==> flow/design.v <==
module  MUX2x1_ASYNC #  ( parameter  WIDTH = 16 )
  (
  input    wire signed [WIDTH-1:0]           Input_One   ,
  input    wire signed [WIDTH-1:0]           Input_Two   ,
  input    wire                              Selection   ,
  output   wire        [WIDTH-1:0]           Output_Mux 
  );
assign  Output_Mux  = (Selection) ? Input_One:Input_Two;
endmodule
module  Register_File # ( parameter WIDTH = 16            , 
                                    DEPTH = 8             
                                    )
  (
    input     wire    signed    [WIDTH-1:0]   Input_Re    ,
    input     wire    signed    [WIDTH-1:0]   Input_Im    ,
    input     wire                            clk         ,
    input     wire                            rst         ,
    input     wire                            Enable      ,
    output    wire    signed    [WIDTH-1:0]   Output_Re   ,
    output    wire    signed    [WIDTH-1:0]   Output_Im     
  );
  reg signed  [WIDTH-1:0] reg_re [DEPTH-1:0];
  reg signed  [WIDTH-1:0] reg_im [DEPTH-1:0];
integer I;
assign Output_Re = reg_re [DEPTH-1];
assign Output_Im = reg_im [DEPTH-1];
  always @  ( posedge  clk  or  negedge rst )
  begin
    if(~rst)
      begin
        for (  I = 0  ;  I <  DEPTH ; I = I+1 )
        begin
          reg_re[I] <=  'b0 ;
          reg_im[I] <=  'b0 ;
        end
      end
    else
      begin
        if(Enable)
          begin
            reg_re[0] <=  Input_Re ;
            reg_im[0] <=  Input_Im ;
            for(  I = 1 ; I < DEPTH ; I = I+1  )
            begin
             reg_re[I] <=  reg_re[I-1];
             reg_im[I] <=  reg_im[I-1];
            end
          end
        else
          begin
             for (  I = 0  ;  I <  DEPTH ; I = I+1 )
              begin
                reg_re[I] <=  'b0 ;
                reg_im[I] <=  'b0 ;
             end
          end
      end
  end
endmodule
module Swap # ( parameter WIDTH = 16  )
  (
  input   wire    signed  [ WIDTH-1  : 0 ]    Input_Re        ,
  input   wire    signed  [ WIDTH-1  : 0 ]    Input_Im        ,
  input   wire                                Control_signal  ,
  output  wire    signed  [ WIDTH-1  : 0 ]    Output_Re       ,
  output  wire    signed  [ WIDTH-1  : 0 ]    Output_Im       
  );
  wire    signed  [ WIDTH-1  : 0 ]    input_re_complement       ;  
  wire    signed  [ WIDTH-1  : 0 ]    input_im_complement       ;  
assign input_re_complement  =    Input_Im ;
assign input_im_complement  =    (~Input_Re )+1'b1;
MUX2x1_ASYNC #(.WIDTH(WIDTH)) U5_MUX_Re
(
.Input_One  (input_re_complement)               ,
.Input_Two  (Input_Re)    ,
.Selection  (Control_signal)         ,
.Output_Mux (Output_Re)
);
MUX2x1_ASYNC #(.WIDTH(WIDTH)) U6_MUX_Im
(
.Input_One  (input_im_complement)               ,
.Input_Two  (Input_Im)    ,
.Selection  (Control_signal)         ,
.Output_Mux (Output_Im)
);
endmodule
module Butterfly #    ( parameter         WIDTH    = 16 ,
                                          DEPTH    = 8  
                                          )
  (
  input   wire    signed    [WIDTH-1:0]   Input_Re      ,
  input   wire    signed    [WIDTH-1:0]   Input_Im      ,
  input   wire                            clk           ,
  input   wire                            rst           ,
  input   wire                            ctrl_signal   ,
  input   wire                            cordic_valid  ,
  output  wire    signed    [WIDTH-1:-0]  Output_Re     ,
  output  wire    signed    [WIDTH-1:0]   Output_Im
  );
  wire  signed [WIDTH-1:0]    reg_re_out      ;
  wire  signed [WIDTH-1:0]    reg_im_out      ;
  wire  signed [WIDTH-1:0]    mux_out_one     ; 
  wire  signed [WIDTH-1:0]    mux_out_two     ; 
  wire  signed [WIDTH-1:0]    mux_one_in      ; 
  wire  signed [WIDTH-1:0]    mux_two_in      ; 
  wire  signed [WIDTH-1:0]    mux_three_in    ; 
  wire  signed [WIDTH-1:0]    mux_four_in     ; 
  assign mux_two_in   =  reg_re_out - Input_Re  ;
  assign mux_one_in   =  reg_im_out - Input_Im  ;
  assign mux_three_in =  Input_Im + reg_im_out;
  assign mux_four_in  =  Input_Re + reg_re_out;
  Register_File #(.WIDTH(16),.DEPTH(DEPTH)) U1_REGFILE
(
.Input_Re   (mux_out_two)   ,
.Input_Im   (mux_out_one)   , 
.clk        (clk)           ,
.rst        (rst)           ,
.Output_Re  (reg_re_out)    ,
.Enable     (cordic_valid)  ,
.Output_Im  (reg_im_out)   
);
MUX2x1_ASYNC #(.WIDTH(WIDTH)) U1_MUX 
(
.Input_One  (mux_one_in)      ,
.Input_Two  (Input_Im)        ,
.Selection  (ctrl_signal)     ,
.Output_Mux (mux_out_one)
);
MUX2x1_ASYNC #(.WIDTH(WIDTH)) U2_MUX 
(
.Input_One  (mux_two_in)      ,
.Input_Two  (Input_Re)        ,
.Selection  (ctrl_signal)     ,
.Output_Mux (mux_out_two)
);
MUX2x1_ASYNC #(.WIDTH(WIDTH)) U3_MUX 
(
.Input_One  (mux_three_in)    ,
.Input_Two  (reg_im_out)      ,
.Selection  (ctrl_signal)     ,
.Output_Mux (Output_Im)
);
MUX2x1_ASYNC #(.WIDTH(WIDTH)) U4_MUX 
(
.Input_One  (mux_four_in)    ,
.Input_Two  (reg_re_out)     ,
.Selection  (ctrl_signal)    ,
.Output_Mux (Output_Re)
);  
endmodule
module multiplier #(parameter WIDTH       =16        ,
                              FIXED_POINT =11
                              )
(
  input   wire signed   [WIDTH-1:0]     In_One_Re    ,
  input   wire signed   [WIDTH-1:0]     In_One_Im    ,
  input   wire signed   [WIDTH-1:0]     In_Two_Re    ,
  input   wire signed   [WIDTH-1:0]     In_Two_Im    ,
  input   wire                          clk          ,
  input   wire                          rst          ,
  input   wire                          Enable       ,
  output  reg  signed   [WIDTH-1:0]     Out_Re       ,
  output  reg  signed   [WIDTH-1:0]     Out_Im
  );
  wire  signed [WIDTH-1:0]      subtractor_one;  
  wire  signed [WIDTH-1:0]      subtractor_two;  
  wire  signed [WIDTH-1:0]      add_one       ;  
  wire  signed [(2*WIDTH)-1:0]  multi_one     ;  
  wire  signed [(2*WIDTH)-1:0]  multi_two     ;  
  wire  signed [(2*WIDTH)-1:0]  multi_three   ;  
  wire  signed [2*WIDTH:0]      add_re        ;  
  wire  signed [2*WIDTH:0]      add_im        ;  
assign subtractor_one   =   In_One_Re-In_One_Im;
assign subtractor_two   =   In_Two_Re-In_Two_Im;
assign add_one          =   In_One_Re+In_One_Im;
assign multi_one     =   In_Two_Re  * subtractor_one;
assign multi_two     =   In_One_Im  * subtractor_two;
assign multi_three   =   In_Two_Im  * add_one       ;
assign add_re       =    multi_one   + multi_two      ;
assign add_im       =    multi_three + multi_two      ;
always @ (*)
begin
     if(Enable)
       begin
        Out_Re = add_re[WIDTH+FIXED_POINT-1:FIXED_POINT] ;
        Out_Im = add_im[WIDTH+FIXED_POINT-1:FIXED_POINT] ;
       end
     else
      begin
        Out_Re  =  'b0;
        Out_Im  =  'b0;  
      end
end
endmodule
module  exponential # ( parameter   WIDTH=16 )
  (
  input   wire            Multiplier_Enable   ,
  input   wire            clk                 ,
  input   wire            rst                 ,
  output  reg             mux_selection       ,
  output  reg [WIDTH-1:0] br                  ,
  output  reg [WIDTH-1:0] bi                  
  );
  reg [3:0] counter;
  localparam       [WIDTH-1:0]        w2R = 'b0000010110101000 ,
								                      W2I = 'b1111101001011000 ,
								                     	W4R = 'b0000000000000000 ,
								                     	W4I = 'b1111100000000000 ,
								                     	W6R = 'b1111101001011000 ,
								                     	W6I = 'b1111101001011000 ,
								                     	W1R = 'b0000011101100100 ,
								                     	W1I = 'b1111110011110000 ,
								                     	W3R = 'b0000001100010000 ,
								                     	W3I = 'b1111100010011100 ,
								                     	W9R = 'b1111100010011100 ,
								                     	W9I = 'b0000001100010000 ;
always  @ ( posedge clk or  negedge rst)
begin
   if(!rst)
    begin
      counter <=  'b0;
    end
   else
    begin
      if(Multiplier_Enable)
         begin
          counter <= counter +1'b1;
        end
     else
        begin
         counter <=counter;
        end
    end
end
always @(*)
begin
	if(counter =='d5 || counter == 'd10)
	begin
		br = w2R;
		bi = W2I;
		mux_selection = 'b1;
	end
	else if(counter =='d6)
	begin
		br = W4R;
		bi = W4I;
		mux_selection = 'b1;
	end
	else if (counter =='d7 || counter == 'd14)
	begin
		br = W6R;
		bi = W6I;
		mux_selection = 'b1;
	end
	else if (counter =='d9 )
	begin
		br = W1R;
		bi = W1I;
		mux_selection = 'b1;
	end
	else if (counter =='d11 || counter == 'd13)
	begin
		br = W3R;
		bi = W3I;
		mux_selection = 'b1;
	end
	else if (counter =='d15 )
	begin
		br = W9R;
		bi = W9I;
		mux_selection = 'b1;
	end
	else
	begin
		br = 'b1;
		bi = 'b1;
		mux_selection = 'b0;
	end
end
endmodule
module Control_Unit # ( parameter   WIDTH     = 16  ,
                                    STAGES    = 6   
                                    )
  (
  input   wire                clk                 ,   
  input   wire                rst                 ,
  input   wire                Cordic_Valid        ,
  output  reg                 Multiplier_Enable   ,
  output  reg                 FFT_Valid           ,
  output  wire   [STAGES-1:0] Control_Signal_Out
  );
  reg   [4:0] counter ; 
  wire     c1,c2,c3,c4,c5,c6;
  assign Control_Signal_Out = {c6,c5,c4,c3,c2,c1} ;
  always @(posedge clk or negedge rst)
begin
    if(!rst)
    begin
        FFT_Valid <= 'b0;
        Multiplier_Enable <= 'b0;
    end
    else
    begin
        if(counter == 'd14)
          begin
            FFT_Valid <= 'b1;
          end
        else
          begin
            FFT_Valid <=FFT_Valid;  
          end
        if(counter == 'd11)
        begin
            Multiplier_Enable <= 'b1;
        end
    end
end
always  @ ( posedge clk or  negedge rst)
begin
  if(!rst)
   begin
     counter  <=  'b0;
   end  
  else
    begin
      if(Cordic_Valid)
        begin
          counter <= counter  + 'b1;   
        end
      else
        begin
          counter <=  counter ;
        end
    end
end
assign c6 = counter[0]                                    ;
assign c5= counter[0] &(!counter[1])                      ;
assign c4 = counter[1]                                    ;
assign c3 = counter[2]                                    ;
assign c2 = (~counter[3]&counter[2])                        ; 
assign c1 = counter[3]                                    ;      
endmodule
module FFT_TOB  # ( parameter   DEPTH_BUTTER_ONE    = 8    ,
                                DEPTH_BUTTER_TWO    = 4    ,
                                DEPTH_BUTTER_THREE  = 2    ,
                                DEPTH_BTTER_FOUR    = 1    ,  
                                WIDTH               = 16   ,
                                STAGES              = 6    ,
                                FIXED_POINT         = 11   )
( 
input     wire    signed      [WIDTH-1:0]     Input_re          ,
input     wire    signed      [WIDTH-1:0]     Input_Im          ,
input     wire                                cordic_Valid      ,
input     wire                                clk               ,
input     wire                                rst               ,
output    wire    signed      [WIDTH-1:0]     Output_FFT_Re     ,
output    wire    signed      [WIDTH-1:0]     Output_FFT_Im     ,
output    wire                                Data_Valid    
);
wire   [STAGES-1:0]   control_output        ;
wire                  multiplier_enable     ;
wire                  mux_selection         ;
wire     [WIDTH-1:0]  output_re_stage_one   ;
wire     [WIDTH-1:0]  output_im_stage_one   ;
wire     [WIDTH-1:0]  output_re_stage_two   ;
wire     [WIDTH-1:0]  output_im_stage_two   ;
wire     [WIDTH-1:0]  output_re_stage_three ;
wire     [WIDTH-1:0]  output_im_stage_three ;
wire     [WIDTH-1:0]  output_re_swap_one    ;
wire     [WIDTH-1:0]  output_im_swap_one    ;
wire     [WIDTH-1:0]  output_re_swap_two    ;
wire     [WIDTH-1:0]  output_im_swap_two    ;
wire     [WIDTH-1:0]  output_re_twiddle     ;
wire     [WIDTH-1:0]  output_im_twiddle     ;
wire     [WIDTH-1:0]  output_re_multiplier  ;
wire     [WIDTH-1:0]  output_im_multiplier  ;
wire     [WIDTH-1:0]  output_re_mux         ;
wire     [WIDTH-1:0]  output_im_mux         ;
Control_Unit #(.WIDTH(WIDTH),.STAGES(STAGES)) U1_Control
(
.clk                 (clk)                  ,   
.rst                 (rst)                  ,
.Cordic_Valid        (cordic_Valid)         ,
.Multiplier_Enable   (multiplier_enable)    ,
.FFT_Valid           (Data_Valid)           ,
.Control_Signal_Out  (control_output)
);
Butterfly #(.WIDTH(WIDTH),.DEPTH(DEPTH_BUTTER_ONE)) U1_Butterfly
(
.Input_Re      (Input_re)                   ,
.Input_Im      (Input_Im)                   ,
.clk           (clk)                        ,
.rst           (rst)                        ,
.ctrl_signal   (control_output[0])          ,
.cordic_valid  (cordic_Valid)               ,
.Output_Re     (output_re_stage_one)        ,
.Output_Im     (output_im_stage_one)
);
Swap #(.WIDTH(WIDTH)) U1_Swap
(
.Input_Re         (output_re_stage_one)    ,
.Input_Im         (output_im_stage_one)    ,
.Control_signal   (control_output[1])      ,
.Output_Re        (output_re_swap_one)     ,
.Output_Im        (output_im_swap_one)
);
Butterfly #(.WIDTH(WIDTH),.DEPTH(DEPTH_BUTTER_TWO)) U2_Butterfly
(
.Input_Re      (output_re_swap_one)        ,
.Input_Im      (output_im_swap_one)        ,
.clk           (clk)                       ,
.rst           (rst)                       ,
.ctrl_signal   (control_output[2])         ,
.cordic_valid  (cordic_Valid)              ,
.Output_Re     (output_re_stage_two)       , 
.Output_Im     (output_im_stage_two)
);
exponential #(.WIDTH(WIDTH)) U1_Exponential
(
.Multiplier_Enable   (multiplier_enable)                   ,
.clk                 (clk)                ,
.rst                 (rst)                ,
.mux_selection       (mux_selection)      ,
.br                  (output_re_twiddle)  ,
.bi                  (output_im_twiddle) 
);
multiplier #(.WIDTH(WIDTH),.FIXED_POINT(FIXED_POINT)) U1_Multiplier
(
.In_One_Re   (output_re_stage_two)        ,
.In_One_Im   (output_im_stage_two)        ,
.In_Two_Re   (output_re_twiddle)          ,
.In_Two_Im   (output_im_twiddle)          ,
.clk         (clk)                        ,
.rst         (rst)                        ,
.Enable      (multiplier_enable)          ,
.Out_Re      (output_re_multiplier)       ,
.Out_Im      (output_im_multiplier)
);
MUX2x1_ASYNC #(.WIDTH(WIDTH))  U1_Mux_Re_Multiplier
(
.Input_One  (output_re_multiplier)        ,    
.Input_Two  (output_re_stage_two)         ,
.Selection  (mux_selection)               ,
.Output_Mux (output_re_mux)
);
MUX2x1_ASYNC #(.WIDTH(WIDTH))  U1_Mux_Im_Multiplier
(
.Input_One  (output_im_multiplier)        ,
.Input_Two  (output_im_stage_two)         ,
.Selection  (mux_selection)               ,
.Output_Mux (output_im_mux)
);
Butterfly #(.WIDTH(WIDTH),.DEPTH(DEPTH_BUTTER_THREE)) U3_Butterfly
(
.Input_Re      (output_re_mux)            ,
.Input_Im      (output_im_mux)            ,
.clk           (clk)                      ,
.rst           (rst)                      ,
.ctrl_signal   (control_output[3])        ,
.cordic_valid  (cordic_Valid)             ,
.Output_Re     (output_re_stage_three)    ,
.Output_Im     (output_im_stage_three)
 );
Swap #(.WIDTH(WIDTH)) U2_Swap
(
.Input_Re         (output_re_stage_three) ,
.Input_Im         (output_im_stage_three) ,
.Control_signal   (control_output[4])     ,
.Output_Re        (output_re_swap_two)    ,
.Output_Im        (output_im_swap_two)
);
Butterfly #(.WIDTH(WIDTH),.DEPTH(DEPTH_BTTER_FOUR)) U4_Butterfly
(
.Input_Re      (output_re_swap_two)     ,  
.Input_Im      (output_im_swap_two)     ,
.clk           (clk)                    ,
.rst           (rst)                    ,
.ctrl_signal   (control_output[5])      ,
.cordic_valid  (cordic_Valid)           ,
.Output_Re     (Output_FFT_Re)          ,
.Output_Im     (Output_FFT_Im)
);
endmodule
Reports on FFT_TOB:

What the tools print for FFT_TOB, step after step.
Lines are those of the file above, counted from 1.
Operators carry their Yosys type and port widths (W data, S select, Z words).
Cell names lack the library's common part.
A cell with - has no value.

* design top: FFT_TOB
* clock input: clk
* standard-cell library: sky130hd
* corner: tt_025C_1v80

After elaboration:

Counts by Yosys on the flattened word-level netlist (proc, flatten, opt, wreduce). Print and check cells are left out. Cells with the same type and inputs are merged into one.

* register bits: 491
* bits in latches: 0
* RAM bits: 0
* ROM bits: 0
* clocked read ports x word width: 0
* memories kept: 0
* output and inout port bits: 33

* add/sub/neg operators: 25
* multiply operators: 3
* divide/modulo/power cells: 0
* order comparisons: 0
* eq/ne operators: 11
* shift operators: 0
* mux-type cells: 72
* bitwise gates (word level): 5
* reduce/logical cells: 4

Operators by type and width (number)
* $mul A16 B16 Y27: 3
* $mux W16: 65
* $sub A16 B16 Y16: 10
* $add A16 B16 Y16: 9
* $add A27 B27 Y27: 2
* $add A16 B1 Y16 const B: 2
* $not A16 Y16: 2
* $eq A4 B4 Y1 const B: 6
* $eq A4 B3 Y1 const B: 3
* $eq A5 B4 Y1 const B: 2
* $mux W10: 1
* $mux W1: 6
* $add A5 B1 Y5 const B: 1
* $add A4 B1 Y4 const B: 1
* $logic_or A1 B1 Y1: 3
* $and A1 B1 Y1: 2
* $not A1 Y1: 1
* $logic_not A1 Y1: 1

Logic depth:

Depth = most cells in a row (Yosys ltp): at word level without a register or memory, in the mapped netlist without a sequential cell, where the memories' decode and read muxes count.

* depth after elaboration: 20
* ABC_AREA: 0
* mapped depth: 81
* gate-level depth less buffers: 80

After synthesis:

Source: synth_stat.txt of the flow (Yosys; design flattened, memories mapped). It holds for the ABC_AREA given above (unset counts as 0); a run with the other value may have another netlist.
The area totals of this step are shown rounded.

* cell count: 5829
* chip area (Yosys): 0.054 mm²
* sequential part of the area: 0.012 mm²
* flip-flop cells: 491

Cell types (number)
* dfrtp_1: 491
* fa_1: 615
* ha_1: 543
* inv_1: 978
* xnor2_1: 297
* and2_1: 374
* nor2_1: 590
* a21oi_1: 313
* nand2_1: 347
* o21bai_1: 115
* clkbuf_1: 174
* a211oi_1: 83
* mux2i_1: 61
* xor2_1: 68
* o21ai_0: 106
* mux2_2: 40
* nand2b_1: 66
* a21o_1: 40

Other cell types: 91; their cells: 528.
By module: a second synthesis without flattening, with its own total; a netlist apart from the flattened one above.

* cells (unflattened synthesis): 6513
* area (unflattened synthesis): 0.063 mm²

Rows give one instance, submodules left out.

Modules
* multiplier: times used 1, cells 3177, area 0.028 mm², seq. area 0 mm²
* Register_File: times used 1, cells 540, area 0.0082 mm², seq. area 0.0064 mm²
* MUX2x1_ASYNC (WIDTH=16): times used 22, cells 18, area 0.00025 mm², seq. area 0 mm²
* Register_File: times used 1, cells 270, area 0.0042 mm², seq. area 0.0032 mm²
* Butterfly: times used 1, cells 440, area 0.0032 mm², seq. area 0 mm²
* Butterfly: times used 1, cells 449, area 0.0031 mm², seq. area 0 mm²
* Butterfly: times used 1, cells 437, area 0.003 mm², seq. area 0 mm²
* Butterfly: times used 1, cells 409, area 0.0029 mm², seq. area 0 mm²
* Register_File: times used 1, cells 134, area 0.0021 mm², seq. area 0.0016 mm²
* Register_File: times used 1, cells 67, area 0.0011 mm², seq. area 0.0008 mm²
* exponential (WIDTH=16): times used 1, cells 90, area 0.00063 mm², seq. area 0.0001 mm²
* Swap (WIDTH=16): times used 2, cells 36, area 0.00029 mm², seq. area 0 mm²
* Control_Unit: times used 1, cells 32, area 0.00036 mm², seq. area 0.00018 mm²
* FFT_TOB: times used 1, cells 0, area 0 mm², seq. area 0 mm²

Timing after synthesis:

Path of least setup slack by OpenSTA after synthesis, without wires, with an ideal clock, recovery checks aside; 20% of the period is set as input and as output delay. Where synthesis merged equal registers, the netlist keeps one of their names.

* path kind: in2out
* from: input Input_re[0]
* to: output Output_FFT_Im[15]
* period: 27.0 ns
* input delay: 5.400 ns
* external output delay: 5.400 ns
* time at the first pin: 5.400 ns
* data arrival time: 20.825 ns
* slack: 0.775 ns
* path delay: 15.425 ns
* stages: 68
* buffers on the path: 2
* synthesis period reached: 26.225 ns

"path delay" = arrival - input delay + setup time.
At an output port there is no setup time.
"stages": output pins that drive a net of the path, with the launching flip-flop's if there is one; two outputs of one cell count as two.
"synthesis period reached" = period - worst setup slack (recovery checks aside). The figure is calculated, with input and output delays left at 20% of the set period.
Between the ends stands the longest chain of elaborated cells between them, by number of cells; it is not shown to be the way that was timed. Of several equally long chains one is given.
Each line given opens the expression or statement behind the cell; cells for indexed reads and writes are added by Yosys, which also makes memories of some case tables.

* cells stage by stage: ha_1 > fa_1 > nand2b_1 > a221oi_4 > o2111ai_1 > and3b_1 > nand3_2 > or4_1 > a211oi_1 > xnor2_1 > mux2i_1 > a21oi_1 > ha_1 > inv_1 > o22ai_1 > o31a_1 > or3_1 > a31o_2 > (+32 left out) > o21ai_0 > a21boi_0 > o21a_1 > or3_1 > a31oi_1 > xnor2_1 > nor2_1 > a21oi_1 > ha_1 > clkbuf_1 > a21oi_1 > o21bai_1 > a21oi_1 > o21bai_1 > a21oi_1 > nor3_1 > nand3b_1 > xnor2_1
* length of the longest elaborated chain: 19

Ends and longest elaborated chain, after synthesis
* from (decl): line 351 `input     wire    signed      [WIDTH-1:0]     Input_re          ,`
* $add A16 B16 Y16: line 111 `assign mux_four_in  =  Input_Re + reg_re_out;`
* $mux W16: line 8 `assign  Output_Mux  = (Selection) ? Input_One:Input_Two;`
* $not A16 Y16: line 71 `assign input_im_complement  =    (~Input_Re )+1'b1;`
* $add A16 B1 Y16: line 71
* $mux W16: line 8
* $add A16 B16 Y16: line 110 `assign mux_three_in =  Input_Im + reg_im_out;`
* $mux W16: line 8
* (+5 left out)
* $add A16 B16 Y16: line 111
* $mux W16: line 8
* $not A16 Y16: line 71
* $add A16 B1 Y16: line 71
* $mux W16: line 8
* $add A16 B16 Y16: line 110
* $mux W16: line 8
* to (decl): line 357 `output    wire    signed      [WIDTH-1:0]     Output_FFT_Im     ,`

Path in the finished layout:

Path of least setup slack in the final report of run A (OpenROAD, finished layout, wires in). Where an end is a register, its clock arrival counts in the times.

* path kind: in2out
* from: input Input_re[3]
* to: output Output_FFT_Re[15]
* period: 25.7 ns
* input delay: 5.14 ns
* external output delay: 5.14 ns
* time at the first pin: 5.14 ns
* data arrival time: 22.18 ns
* slack: -1.62 ns
* stages: 78
* buffers on the path: 12

Between the ends stands the longest chain of elaborated cells between them, by number of cells; it is not shown to be the way that was timed. Of several equally long chains one is given.

* cells stage by stage: clkdlybuf4s50_1 > inv_1 > ha_1 > buf_4 > and3_1 > a211oi_1 > nand3_1 > buf_4 > nor2_1 > nand3_1 > xnor2_1 > buf_4 > nand2_1 > o21ai_0 > o21ai_2 > ha_1 > o21a_1 > o21ai_2 > (+42 left out) > buf_4 > o21a_1 > or3_1 > a31oi_2 > buf_4 > mux2i_1 > buf_4 > ha_1 > a21oi_2 > o21bai_1 > a21oi_2 > o21bai_1 > a21oi_1 > nor3_1 > nand3b_1 > xnor2_2 > buf_4 > clkdlybuf4s50_1
* length of the longest elaborated chain: 17

Ends and longest elaborated chain, post-layout
* from (decl): line 351 `input     wire    signed      [WIDTH-1:0]     Input_re          ,`
* $add A16 B16 Y16: line 111 `assign mux_four_in  =  Input_Re + reg_re_out;`
* $mux W16: line 8 `assign  Output_Mux  = (Selection) ? Input_One:Input_Two;`
* $not A16 Y16: line 71 `assign input_im_complement  =    (~Input_Re )+1'b1;`
* $add A16 B1 Y16: line 71
* $mux W16: line 8
* $add A16 B16 Y16: line 110 `assign mux_three_in =  Input_Im + reg_im_out;`
* $mux W16: line 8
* (+2 left out)
* $add A27 B27 Y27: line 179 `assign add_re       =    multi_one   + multi_two      ;`
* $mux W16: line 183 `if(Enable)`
* $mux W16: line 8
* $add A16 B16 Y16: line 111
* $mux W16 (2 in a row): line 8
* $add A16 B16 Y16: line 111
* $mux W16: line 8
* to (decl): line 356 `output    wire    signed      [WIDTH-1:0]     Output_FFT_Re     ,`

Module FFT_TOB, platform sky130hd: 4 stored runs of the flow (Yosys, OpenROAD) with differing settings, in no particular order. Input and output delays are each 20% of the period that was set; the output load is 0.01 pF.
"achieved clock period": clock period set for the run, less the worst setup slack. It is reckoned from that one timing run; input and output delays stay at 20% of the period that was set.
"critical setup path time": the worst setup path's part of the clock period (all of it between registers, 20% less for each end at a port) less its slack. A launch clock that arrives late makes it longer, a capture clock that arrives late makes it shorter.
Results are given in rounded form.

### Run A

==> flow/run.sh <==
#!/bin/bash
# the make line also repeats the synthesis and layout settings of config.mk as NAME=value (left out here)
make -C /OpenROAD-flow-scripts/flow DESIGN_CONFIG=/design/flow/config.mk WORK_HOME=/design/flow/orfs CLKGATE_MAP_FILE= finish
==> flow/config.mk <==
export PLATFORM = sky130hd
export DESIGN_NAME = FFT_TOB
export DESIGN_NICKNAME = FFT_TOB
export VERILOG_FILES = /design/flow/design.v
export SDC_FILE = /design/flow/constraint.sdc
export NUM_CORES = 4
export LEC_CHECK = 0
export ABC_AREA = 0
export CAP_MARGIN = 20
export CELL_PAD_IN_SITES_GLOBAL_PLACEMENT = 3
export CORE_ASPECT_RATIO = 1.05
export CORE_MARGIN = 2
export CORE_UTILIZATION = 28
export CTS_CLUSTER_DIAMETER = 157
export CTS_CLUSTER_SIZE = 74
export GPL_ROUTABILITY_DRIVEN = 1
export HOLD_SLACK_MARGIN = -0.01
export MAX_ROUTING_LAYER = met4
export MIN_ROUTING_LAYER = met1
export PLACE_DENSITY_LB_ADDON = 0.22
export SETUP_SLACK_MARGIN = -2.0
export SLEW_MARGIN = 35
export TNS_END_PERCENT = 30
==> flow/constraint.sdc <==
create_clock -name core_clock -period 25.7 [get_ports {clk}]
set_input_delay 5.1400 -clock core_clock [delete_from_list [all_inputs] [get_ports {clk}]]
set_output_delay 5.1400 -clock core_clock [all_outputs]
set_load 0.01 [all_outputs]

Results of run A:
- Post-synthesis cell area: 0.054 mm²
- Die footprint: 0.2 mm²
- Standard-cell area after routing: 0.065 mm²
- Final utilization: 34%
- Setup slack of the worst path: -1.6 ns
- Sum of negative setup slack: -17 ns
- Worst hold slack after layout: 0.37 ns
- Achieved clock period: 27.322 ns
- Critical setup path time: 17.04 ns
- Type of the worst setup path: in2out

### Run B

==> flow/run.sh <==
#!/bin/bash
# the make line also repeats the synthesis and layout settings of config.mk as NAME=value (left out here)
make -C /OpenROAD-flow-scripts/flow DESIGN_CONFIG=/design/flow/config.mk WORK_HOME=/design/flow/orfs CLKGATE_MAP_FILE= finish
==> flow/config.mk <==
export PLATFORM = sky130hd
export DESIGN_NAME = FFT_TOB
export DESIGN_NICKNAME = FFT_TOB
export VERILOG_FILES = /design/flow/design.v
export SDC_FILE = /design/flow/constraint.sdc
export NUM_CORES = 4
export LEC_CHECK = 0
export CAP_MARGIN = 0
export CELL_PAD_IN_SITES_GLOBAL_PLACEMENT = 1
export CORE_ASPECT_RATIO = 0.94
export CORE_MARGIN = 2
export CORE_UTILIZATION = 30
export CTS_CLUSTER_DIAMETER = 232
export CTS_CLUSTER_SIZE = 49
export MAX_ROUTING_LAYER = met4
export PLACE_DENSITY = 0.46
export SLEW_MARGIN = 20
export TNS_END_PERCENT = 10
==> flow/constraint.sdc <==
create_clock -name core_clock -period 28.0 [get_ports {clk}]
set_input_delay 5.6000 -clock core_clock [delete_from_list [all_inputs] [get_ports {clk}]]
set_output_delay 5.6000 -clock core_clock [all_outputs]
set_load 0.01 [all_outputs]

Results of run B:
- Post-synthesis cell area: 0.054 mm²
- Die footprint: 0.18 mm²
- Standard-cell area after routing: 0.063 mm²
- Final utilization: 36%
- Setup slack of the worst path: 0.85 ns
- Sum of negative setup slack: 0.000 ns
- Worst hold slack after layout: 0.37 ns
- Achieved clock period: 27.154 ns
- Critical setup path time: 15.95 ns
- Type of the worst setup path: in2out

### Run C

==> flow/run.sh <==
#!/bin/bash
# the make line also repeats the synthesis and layout settings of config.mk as NAME=value (left out here)
make -C /OpenROAD-flow-scripts/flow DESIGN_CONFIG=/design/flow/config.mk WORK_HOME=/design/flow/orfs CLKGATE_MAP_FILE= finish
==> flow/config.mk <==
export PLATFORM = sky130hd
export DESIGN_NAME = FFT_TOB
export DESIGN_NICKNAME = FFT_TOB
export VERILOG_FILES = /design/flow/design.v
export SDC_FILE = /design/flow/constraint.sdc
export NUM_CORES = 4
export LEC_CHECK = 0
export CAP_MARGIN = 15
export CELL_PAD_IN_SITES_GLOBAL_PLACEMENT = 3
export CORE_MARGIN = 2
export CORE_UTILIZATION = 25
export CTS_CLUSTER_SIZE = 29
export GPL_ROUTABILITY_DRIVEN = 0
export MIN_ROUTING_LAYER = met1
export PLACE_DENSITY_LB_ADDON = 0.05
export SLEW_MARGIN = 20
export TNS_END_PERCENT = 25
==> flow/constraint.sdc <==
create_clock -name core_clock -period 27.0 [get_ports {clk}]
set_input_delay 5.4000 -clock core_clock [delete_from_list [all_inputs] [get_ports {clk}]]
set_output_delay 5.4000 -clock core_clock [all_outputs]
set_load 0.01 [all_outputs]

Results of run C:
- Post-synthesis cell area: 0.054 mm²
- Die footprint: 0.22 mm²
- Standard-cell area after routing: 0.068 mm²
- Final utilization: 32%
- Setup slack of the worst path: 0.40 ns
- Sum of negative setup slack: 0.000 ns
- Worst hold slack after layout: 0.44 ns
- Achieved clock period: 26.598 ns
- Critical setup path time: 15.80 ns
- Type of the worst setup path: in2out

### Run D

==> flow/run.sh <==
#!/bin/bash
# the make line also repeats the synthesis and layout settings of config.mk as NAME=value (left out here)
make -C /OpenROAD-flow-scripts/flow DESIGN_CONFIG=/design/flow/config.mk WORK_HOME=/design/flow/orfs CLKGATE_MAP_FILE= finish
==> flow/config.mk <==
export PLATFORM = sky130hd
export DESIGN_NAME = FFT_TOB
export DESIGN_NICKNAME = FFT_TOB
export VERILOG_FILES = /design/flow/design.v
export SDC_FILE = /design/flow/constraint.sdc
export NUM_CORES = 4
export LEC_CHECK = 0
export ABC_AREA = 1
export CAP_MARGIN = 20
export CORE_MARGIN = 3
export CORE_UTILIZATION = 70
export CTS_CLUSTER_SIZE = 74
export GPL_ROUTABILITY_DRIVEN = 0
export PLACE_DENSITY = 0.68
export SLEW_MARGIN = 20
==> flow/constraint.sdc <==
create_clock -name core_clock -period 27.2 [get_ports {clk}]
set_input_delay 5.4400 -clock core_clock [delete_from_list [all_inputs] [get_ports {clk}]]
set_output_delay 5.4400 -clock core_clock [all_outputs]
set_load 0.01 [all_outputs]

Results of run D:
- Post-synthesis cell area: 0.054 mm²
- Die footprint: 0.081 mm²
- Standard-cell area after routing: 0.062 mm²
- Final utilization: 81%
- Setup slack of the worst path: 0.68 ns
- Sum of negative setup slack: 0.000 ns
- Worst hold slack after layout: 0.41 ns
- Achieved clock period: 26.515 ns
- Critical setup path time: 15.64 ns
- Type of the worst setup path: in2out
